==> flow/design.v <==
`timescale 1ns / 1ps
module IntFilterBlock 
#(	
	parameter OutDataWidth = 18
)
(
	input Clk_i,
	input Rst_i,
	input [OutDataWidth-1:0] Data_i,
	input DataNd_i,
	output [OutDataWidth-1:0] Data_o,
	output DataValid_o
);
	reg [OutDataWidth-1:0] outAcc;
	reg outVal;
	assign Data_o = outAcc;
	assign DataValid_o = outVal;
	always @(posedge Clk_i or posedge Rst_i) begin
		if (Rst_i) begin
			outAcc <= {OutDataWidth{1'b0}};
			outVal <= 1'b0;
		end else begin
			if (DataNd_i) begin
				outAcc <= outAcc+Data_i;
				outVal <= 1'b1;
			end else begin
				outAcc <= {OutDataWidth{1'b0}};
				outVal <= 1'b0;
			end 
		end
	end
endmodule
`timescale 1ns / 1ps
module DecimBlock
#(	
	parameter OutDataWidth = 18,
	parameter DecimCntWidth = 7
)
(
	input Clk_i,
	input Rst_i,
	input [2:0]	DecimFactor_i,
	input [OutDataWidth-1:0] Data_i,
	input DataVal_i,
	output [OutDataWidth-1:0] Data_o,
	output DataVal_o
);
	reg [DecimCntWidth-1:0] decimCnt;
	reg [2:0] decimFactor;
	assign Data_o = Data_i;
	assign DataVal_o = DataVal_i? (decimCnt == 0):1'b0;
	always	@(posedge Clk_i or posedge Rst_i)	begin
		if	(Rst_i) begin
			decimFactor <= 3'd1;
		end else begin
			if (DecimFactor_i <= 3'd1)	begin
				decimFactor <= 3'd1;
			end else begin
				decimFactor <= DecimFactor_i;
			end
		end
	end
	always @(posedge Clk_i or posedge Rst_i) begin
		if (Rst_i) begin
			decimCnt <= {DecimCntWidth{1'b0}};
		end else begin
			if (DataVal_i) begin
				if (decimCnt == decimFactor-1) begin
					decimCnt <= {DecimCntWidth{1'b0}};
				end else begin
					decimCnt <= decimCnt+7'd1;
				end
			end else begin
				decimCnt <= {DecimCntWidth{1'b0}};
			end
		end
	end
endmodule
`timescale 1ns / 1ps
module CombFilterBlock 
#(
	parameter	M=4,
	parameter	OutDataWidth	=	18
)
(
	input Clk_i,
	input Rst_i,
	input [OutDataWidth-1:0] Data_i,
	input DataNd_i,
	output [OutDataWidth-1:0] Data_o,
	output DataValid_o
);
	reg signed	[OutDataWidth-1:0] sumResult;
	reg	dataValid;
	reg	signed	[OutDataWidth-1:0] delData [M-1:0];
	assign Data_o = sumResult;
	assign DataValid_o = dataValid;
	genvar i;
	generate 
		for (i=0; i<M; i=i+1) begin: DelayGen
			always @(posedge Clk_i or posedge Rst_i) begin
				if (Rst_i) begin
					delData [i] <= {OutDataWidth{1'b0}};
				end else if (DataNd_i) begin
					if (i==0) begin
						delData [i] <= Data_i;
					end	else	begin
						delData [i] <= delData[i-1];
					end
				end
			end
		end
	endgenerate 
	always @(posedge Clk_i or posedge Rst_i) begin
		if (Rst_i) begin
			sumResult <= {OutDataWidth{1'b0}};
			dataValid <= 1'b0;
		end else begin
			if (DataNd_i) begin
				sumResult <= Data_i-delData[M-1];
				dataValid <= 1'b1;
			end else begin
				dataValid <= 1'b0;
			end
		end
	end
endmodule
`timescale 1ns / 1ps
module CicFilter
#(
	parameter N = 4,	 
	parameter M = 1,	 
	parameter InDataWidth	=	14,
	parameter OutDataWidth	=	32,
	parameter DecimCntWidth	=	7
)
(
	input Clk_i,
	input Rst_i,
	input [2:0]	DecimFactor_i,
	input [InDataWidth-1:0] Data_i,
	input DataNd_i,
	output [OutDataWidth-1:0] Data_o,
	output DataValid_o
);
	localparam	ExtendBitNum	=	OutDataWidth-InDataWidth;
	wire	[OutDataWidth-1:0]	adcExtData	=	{{ExtendBitNum{Data_i[InDataWidth-1]}},Data_i};
	wire	[OutDataWidth-1:0]	inData	[N-1:0];
	wire	[OutDataWidth-1:0]	intFilteredData	[N-1:0];
	wire	intFilteredDataValid	[N-1:0];
	wire	intDataVal	[N-1:0];
	wire	[OutDataWidth-1:0]	decimIntData;
	wire	decimIntDataValid;
	wire	[OutDataWidth-1:0]	combFilteredData	[N-1:0];
	wire	[OutDataWidth-1:0]	combInData	[N-1:0];
	wire	combDataVal	[N-1:0];
	wire	combFilteredDataVal	[N-1:0];
	assign	Data_o	=	combFilteredData[N-1];
	assign	DataValid_o	=	combFilteredDataVal[N-1];
genvar i,j;
generate 
	for (i=0; i<N; i=i+1)	begin: IntFilterGen
		assign	inData	[i]		=	(i==0)?adcExtData:intFilteredData[i-1];
		assign	intDataVal[i]	=	(i==0)?DataNd_i:intFilteredDataValid[i-1];
		IntFilterBlock 
		#(	
			.OutDataWidth	(OutDataWidth)
		)
		IntFilterBlock
		(
			.Clk_i			(Clk_i),
			.Rst_i			(Rst_i),
			.Data_i			(inData[i]),
			.DataNd_i		(intDataVal[i]),
			.Data_o			(intFilteredData[i]),
			.DataValid_o	(intFilteredDataValid[i])
		);
	end	
	DecimBlock
	#(	
		.OutDataWidth	(OutDataWidth),
		.DecimCntWidth	(DecimCntWidth)
	)
	DecimBlock
	(
		.Clk_i			(Clk_i),
		.Rst_i			(Rst_i),
		.DecimFactor_i	(DecimFactor_i),
		.Data_i			(intFilteredData[N-1]),
		.DataVal_i		(intFilteredDataValid[N-1]),
		.Data_o			(decimIntData),
		.DataVal_o		(decimIntDataValid)
	);
	for (j=0; j<N; j=j+1)	begin: CombFilterGen
		assign	combInData	[j]	=	(j==0)?decimIntData:combFilteredData[j-1];
		assign	combDataVal	[j]	=	(j==0)?decimIntDataValid:combFilteredDataVal[j-1];
		CombFilterBlock 
		#(	
			.M(M),
			.OutDataWidth	(OutDataWidth)
		)
		CombFilterBlock
		(
			.Clk_i			(Clk_i),
			.Rst_i			(Rst_i),
			.Data_i			(combInData[j]),
			.DataNd_i		(combDataVal[j]),
			.Data_o			(combFilteredData[j]),
			.DataValid_o	(combFilteredDataVal[j])
		);
	end
endgenerate
endmodule
Ticket comment

* Reports on CicFilter
Each step is given for the RTL above and for the edited RTL. "before" refers to lines of the RTL above, "after" to lines of the edited file. "difference": "after" minus "before" as printed here. "relative change": 100 x difference / "before". The mark - stands for no value.
Design: design top CicFilter, clock Clk_i, standard-cell library sky130hd, corner tt_025C_1v80

* The edit
Unified diff, file above to edited file. The edit is scripted: it alters the design's behaviour and was not made to optimise anything.
begin of diff
@@ -22,5 +22,5 @@
 		end else begin
 			if (DataNd_i) begin
-				outAcc <= outAcc+Data_i;
+				outAcc <= outAcc|Data_i;
 				outVal <= 1'b1;
 			end else begin
end of diff

* Elaborated design
Source: Yosys, flattened and elaborated. Widths are those after wreduce; folded enables and synchronous resets count as part of the registers. Registers that Yosys merges into a memory's read port (data or address) are not register bits. Print and check cells do not count. Equal cells are merged and count once.
Operators by class:
- $lt $le $gt $ge | before 1, after 1, difference 0, relative change 0.00%
- bitwise logic cells | before 0, after 4, difference +4
- reduce/logical cells | before 1, after 1, difference 0, relative change 0.00%
- add/sub/neg operators | before 10, after 6, difference -4, relative change -40.00%
- mux-type cells | before 16, after 16, difference 0, relative change 0.00%
- equality and inequality tests | before 1, after 1, difference 0, relative change 0.00%
Operator list:
- adder 32 bit | before 4, after 0, difference -4, relative change -100.00%
- bitwise OR 32 bit | before 0, after 4, difference +4
Operator kinds equal on both sides are left out: 10.
Storage and ports:
- output and inout port bits | before 33, after 33, difference 0, relative change 0.00%
- bits of input ports | before 20, after 20, difference 0, relative change 0.00%
- register bits | before 402, after 402, difference 0, relative change 0.00%

* Depth
Depth = most cells in a row (Yosys ltp): at word level without a register or memory, in the mapped netlist without a sequential cell, where the memories' decode and read muxes count.
Logic depth:
- depth after elaboration | before 4, after 4, difference 0, relative change 0.00%
- ABC_AREA | before 0, after 0
- gate-level depth with buffers | before 12, after 12, difference 0, relative change 0.00%

* Mapped cells and area
The flow's flattened synthesis, as Yosys stat reports it; memories are mapped. The netlist is that of the ABC_AREA named above (0 if unset); the other value can give another one.
Synthesis totals:
- buffer cells | before 99, after 77, difference -22, relative change -22.22%
- cells in the netlist | before 2955, after 2036, difference -919, relative change -31.10%
- chip area (Yosys) (um^2) | before 26658.1, after 20517.2, difference -6140.9, relative change -23.04%
- flip-flop cells | before 402, after 402, difference 0, relative change 0.00%
Cells by type:
- sky130_fd_sc_hd__ha_1 | before 251, after 127, difference -124, relative change -49.40%
- sky130_fd_sc_hd__o21a_1 | before 33, after 146, difference +113, relative change +342.42%
- sky130_fd_sc_hd__a21oi_1 | before 215, after 113, difference -102, relative change -47.44%
- sky130_fd_sc_hd__a21o_1 | before 148, after 58, difference -90, relative change -60.81%
- sky130_fd_sc_hd__nand2_1 | before 304, after 219, difference -85, relative change -27.96%
- sky130_fd_sc_hd__nor2_1 | before 153, after 70, difference -83, relative change -54.25%
- sky130_fd_sc_hd__o21ai_0 | before 259, after 203, difference -56, relative change -21.62%
- sky130_fd_sc_hd__and2_1 | before 59, after 6, difference -53, relative change -89.83%
- sky130_fd_sc_hd__xnor2_1 | before 114, after 66, difference -48, relative change -42.11%
- sky130_fd_sc_hd__nand3_1 | before 63, after 33, difference -30, relative change -47.62%
- sky130_fd_sc_hd__inv_1 | before 195, after 167, difference -28, relative change -14.36%
- sky130_fd_sc_hd__xor2_1 | before 69, after 41, difference -28, relative change -40.58%
- sky130_fd_sc_hd__nand2b_1 | before 42, after 16, difference -26, relative change -61.90%
- sky130_fd_sc_hd__clkbuf_1 | before 93, after 68, difference -25, relative change -26.88%
- sky130_fd_sc_hd__nor3_1 | before 39, after 15, difference -24, relative change -61.54%
- sky130_fd_sc_hd__o31ai_1 | before 30, after 6, difference -24, relative change -80.00%
- sky130_fd_sc_hd__o21bai_1 | before 35, after 12, difference -23, relative change -65.71%
- sky130_fd_sc_hd__and3_1 | before 33, after 13, difference -20, relative change -60.61%
Cell types equal on both sides are left out: 6. Not every row of either side is listed. By module: a second synthesis without flattening, with its own total; a netlist apart from the flattened one above.
Second synthesis, totals:
- cells (unflattened synthesis) | before 3227, after 2179, difference -1048, relative change -32.48%
- area (unflattened synthesis) (um^2) | before 28947.8, after 21956.1, difference -6991.7, relative change -24.15%
Each row is one instance without its submodules.
Modules, before:
- CombFilterBlock | instances 4, cells 455, area 4190.3 um^2, seq. area 1626.6 um^2
- IntFilterBlock #(OutDataWidth=32) | instances 4, cells 331, area 2851.5 um^2, seq. area 825.8 um^2
- DecimBlock | instances 1, cells 83, area 780.7 um^2, seq. area 251.5 um^2
- CicFilter | instances 1, cells 0, area 0.0 um^2, seq. area 0.0 um^2
Modules, after:
- CombFilterBlock | instances 4, cells 455, area 4190.3 um^2, seq. area 1626.6 um^2
- IntFilterBlock #(OutDataWidth=32) | instances 4, cells 69, area 1103.6 um^2, seq. area 825.8 um^2
- DecimBlock | instances 1, cells 83, area 780.7 um^2, seq. area 251.5 um^2
- CicFilter | instances 1, cells 0, area 0.0 um^2, seq. area 0.0 um^2

* Worst setup path after synthesis
OpenSTA on the mapped netlist: ideal clock, no wires. The path of least setup slack (recovery checks aside). Input and output delay are each 20% of the period. Register names are those of the netlist, which keeps one name where synthesis merged equal registers.
Path after synthesis:
- path kind | before register to register, after register to register
- from | before register CombFilterGen[0].CombFilterBlock.sumResult[0], after register CombFilterGen[1].CombFilterBlock.sumResult[6]
- to | before register CombFilterGen[1].CombFilterBlock.sumResult[26], after register CombFilterGen[2].CombFilterBlock.sumResult[29]
- buffers on the path | before 0, after 0, difference 0
- path delay (ns) | before 3.030, after 2.924, difference -0.106, relative change -3.50%
- clock period (ns) | before 4.0, after 4.0, difference 0.0, relative change 0.00%
- path slack (ns) | before 0.970, after 1.076, difference +0.106
- arrival (ns) | before 2.905, after 2.798, difference -0.107, relative change -3.68%
- launch time at the first pin (ns) | before 0.000, after 0.000, difference 0.000
- stages | before 13, after 11, difference -2, relative change -15.38%
- library setup time (ns) | before 0.125, after 0.126, difference +0.001
- synthesis period reached (ns) | before 3.03, after 2.924, difference -0.106, relative change -3.50%
"path delay" = arrival - input delay + setup time. "stages": output pins that drive a net of the path, with the launching flip-flop's if there is one; two outputs of one cell count as two. "synthesis period reached" = period - worst setup slack (recovery checks aside). The figure is calculated, with input and output delays left at 20% of the set period. The rows between start and end are the longest chain of elaborated cells between them; the timing report does not say that the signal goes this way. Where chains are equally long, one stands for them. Each line given opens the expression or statement behind the cell; cells for indexed reads and writes are added by Yosys, which also makes memories of some case tables.
Between the ends, after synthesis, before: cell sequence sky130_fd_sc_hd__dfrtp_1 > sky130_fd_sc_hd__inv_1 > sky130_fd_sc_hd__ha_1 > sky130_fd_sc_hd__fa_1 > sky130_fd_sc_hd__nand2b_1 > sky130_fd_sc_hd__a21boi_0 > sky130_fd_sc_hd__o21ai_0 > sky130_fd_sc_hd__a22oi_1 > sky130_fd_sc_hd__a211oi_1 > sky130_fd_sc_hd__o31a_1 > sky130_fd_sc_hd__o31ai_2 > sky130_fd_sc_hd__xor2_1 > sky130_fd_sc_hd__mux2_2, cells in the longest elaborated chain 1, elaborated cells between the ends (all ways) 1, RTL lines with such cells 1
RTL lines, path after synthesis, before:
- start: declaration | RTL line 93 | reg signed [OutDataWidth-1:0] sumResult;
- start: assignment | RTL line 116 | sumResult <= {OutDataWidth{1'b0}};
- start: assignment | RTL line 120 | sumResult <= Data_i-delData[M-1];
- subtractor 32 bit | RTL line 120
- end: assignment | RTL line 116
- end: assignment | RTL line 120
- end: declaration | RTL line 93
Between the ends, after synthesis, after: cell sequence sky130_fd_sc_hd__dfrtp_1 > sky130_fd_sc_hd__ha_1 > sky130_fd_sc_hd__a211o_1 > sky130_fd_sc_hd__or2_0 > sky130_fd_sc_hd__o221ai_2 > sky130_fd_sc_hd__o21ai_2 > sky130_fd_sc_hd__a31oi_4 > sky130_fd_sc_hd__nor3_2 > sky130_fd_sc_hd__o41a_1 > sky130_fd_sc_hd__a31o_1 > sky130_fd_sc_hd__a311o_1, cells in the longest elaborated chain 1, elaborated cells between the ends (all ways) 1, RTL lines with such cells 1
RTL lines, path after synthesis, after:
- start: declaration | RTL line 93 | reg signed [OutDataWidth-1:0] sumResult;
- start: assignment | RTL line 116 | sumResult <= {OutDataWidth{1'b0}};
- start: assignment | RTL line 120 | sumResult <= Data_i-delData[M-1];
- subtractor 32 bit | RTL line 120
- end: assignment | RTL line 116
- end: assignment | RTL line 120
- end: declaration | RTL line 93

* Timing after layout
From the final timing report of the runs of set A: the path of least setup slack in the routed layout; clock arrival at registers is part of the times.
Path post-layout:
- path kind | before register to register, after register to register
- from | before register CombFilterGen[0].CombFilterBlock.sumResult[0], after register IntFilterGen[3].IntFilterBlock.outAcc[7]
- to | before register CombFilterGen[1].CombFilterBlock.sumResult[26], after register CombFilterGen[0].CombFilterBlock.sumResult[26]
- library setup time (ns) | before 0.11, after 0.11, difference 0.00
- stages | before 13, after 9, difference -4, relative change -30.77%
- clock period (ns) | before 3.6, after 3.6, difference 0.0, relative change 0.00%
- launch time at the first pin (ns) | before 0.57, after 0.56, difference -0.01, relative change -1.75%
- buffers on the path | before 0, after 0, difference 0
- path slack (ns) | before 0.29, after 0.33, difference +0.04
- arrival (ns) | before 3.78, after 3.71, difference -0.07, relative change -1.85%
The rows between start and end are the longest chain of elaborated cells between them; the timing report does not say that the signal goes this way. Where chains are equally long, one stands for them. A register here has more assigning lines than the two given.
Between the ends, post-layout, before: cell sequence sky130_fd_sc_hd__dfrtp_1 > sky130_fd_sc_hd__inv_1 > sky130_fd_sc_hd__ha_1 > sky130_fd_sc_hd__fa_1 > sky130_fd_sc_hd__nand2b_1 > sky130_fd_sc_hd__a21boi_0 > sky130_fd_sc_hd__o21ai_1 > sky130_fd_sc_hd__a22oi_1 > sky130_fd_sc_hd__a211oi_1 > sky130_fd_sc_hd__o31a_1 > sky130_fd_sc_hd__o31ai_2 > sky130_fd_sc_hd__xor2_1 > sky130_fd_sc_hd__mux2_2, cells in the longest elaborated chain 1, elaborated cells between the ends (all ways) 1, RTL lines with such cells 1
RTL lines, path post-layout, before:
- start: declaration | RTL line 93 | reg signed [OutDataWidth-1:0] sumResult;
- start: assignment | RTL line 116 | sumResult <= {OutDataWidth{1'b0}};
- start: assignment | RTL line 120 | sumResult <= Data_i-delData[M-1];
- subtractor 32 bit | RTL line 120
- end: assignment | RTL line 116
- end: assignment | RTL line 120
- end: declaration | RTL line 93
Between the ends, post-layout, after: cell sequence sky130_fd_sc_hd__dfrtp_1 > sky130_fd_sc_hd__ha_1 > sky130_fd_sc_hd__a2111oi_0 > sky130_fd_sc_hd__a211o_1 > sky130_fd_sc_hd__a211oi_1 > sky130_fd_sc_hd__o211ai_1 > sky130_fd_sc_hd__nand2_1 > sky130_fd_sc_hd__a31o_2 > sky130_fd_sc_hd__a221o_1, cells in the longest elaborated chain 1, elaborated cells between the ends (all ways) 1, RTL lines with such cells 1
RTL lines, path post-layout, after:
- start: declaration | RTL line 14 | reg [OutDataWidth-1:0] outAcc;
- start: assignment | RTL line 20 | outAcc <= {OutDataWidth{1'b0}};
- start: assignment | RTL line 24 | outAcc <= outAcc|Data_i;
- subtractor 32 bit | RTL line 120 | sumResult <= Data_i-delData[M-1];
- end: assignment | RTL line 116 | sumResult <= {OutDataWidth{1'b0}};
- end: assignment | RTL line 120
- end: declaration | RTL line 93 | reg signed [OutDataWidth-1:0] sumResult;

* Flow runs
Both versions went through the flow (Yosys, OpenROAD) with the same settings in each pair. Constraints: input delay and output delay 20% of the set period each, output load 0.01 pF.
Flow settings, set A: CORE_UTILIZATION 40, period_ns 3.6, CAP_MARGIN 20, CORE_MARGIN 2, SLEW_MARGIN 20
Measured results, set A:
- final worst hold slack (ns) | before 0.473, after 0.473, difference 0.000
- achieved clock period (ns) | before 3.312, after 3.267, difference -0.045, relative change -1.36%
- die size (um^2) | before 68725.2, after 53121.0, difference -15604.2, relative change -22.71%
- sum of negative setup slack (ns) | before 0.000, after 0.000, difference 0.000
- worst setup slack after layout (ns) | before 0.288, after 0.333, difference +0.045
- mapped cell area after synthesis (um^2) | before 26658.1, after 20517.2, difference -6140.9, relative change -23.04%
- total power of the final layout (mW) | before 32.874, after 24.246, difference -8.628, relative change -26.25%
- standard-cell area after layout (um^2) | before 29917.4, after 23412.5, difference -6504.9, relative change -21.74%
- utilization after layout (%) | before 45.4, after 45.9, difference +0.5
Flow settings, set B: CELL_PAD_IN_SITES_DETAIL_PLACEMENT 0, CORE_MARGIN 3, CORE_UTILIZATION 32, GPL_ROUTABILITY_DRIVEN 1, GPL_TIMING_DRIVEN 1, MIN_ROUTING_LAYER met2, PLACE_DENSITY_LB_ADDON 0.11, SETUP_SLACK_MARGIN 1.21, period_ns 5.41, CAP_MARGIN 20, SLEW_MARGIN 20
Measured results, set B:
- final worst hold slack (ns) | before 0.460, after 0.468, difference +0.008
- achieved clock period (ns) | before 3.741, after 3.526, difference -0.215, relative change -5.75%
- die size (um^2) | before 86806.8, after 67189.8, difference -19617.0, relative change -22.60%
- sum of negative setup slack (ns) | before 0.000, after 0.000, difference 0.000
- worst setup slack after layout (ns) | before 1.669, after 1.885, difference +0.216
- mapped cell area after synthesis (um^2) | before 26658.1, after 20517.2, difference -6140.9, relative change -23.04%
- total power of the final layout (mW) | before 22.249, after 16.592, difference -5.657, relative change -25.43%
- standard-cell area after layout (um^2) | before 30060.1, after 23706.5, difference -6353.6, relative change -21.14%
- utilization after layout (%) | before 36.6, after 37.5, difference +0.9
"achieved clock period" is the run's clock period less its worst setup slack. It is reckoned from that one timing run; input and output delays stay at 20% of the period that was set. "total power of the final layout": no workload was simulated; the value follows from the tool's default switching activity.
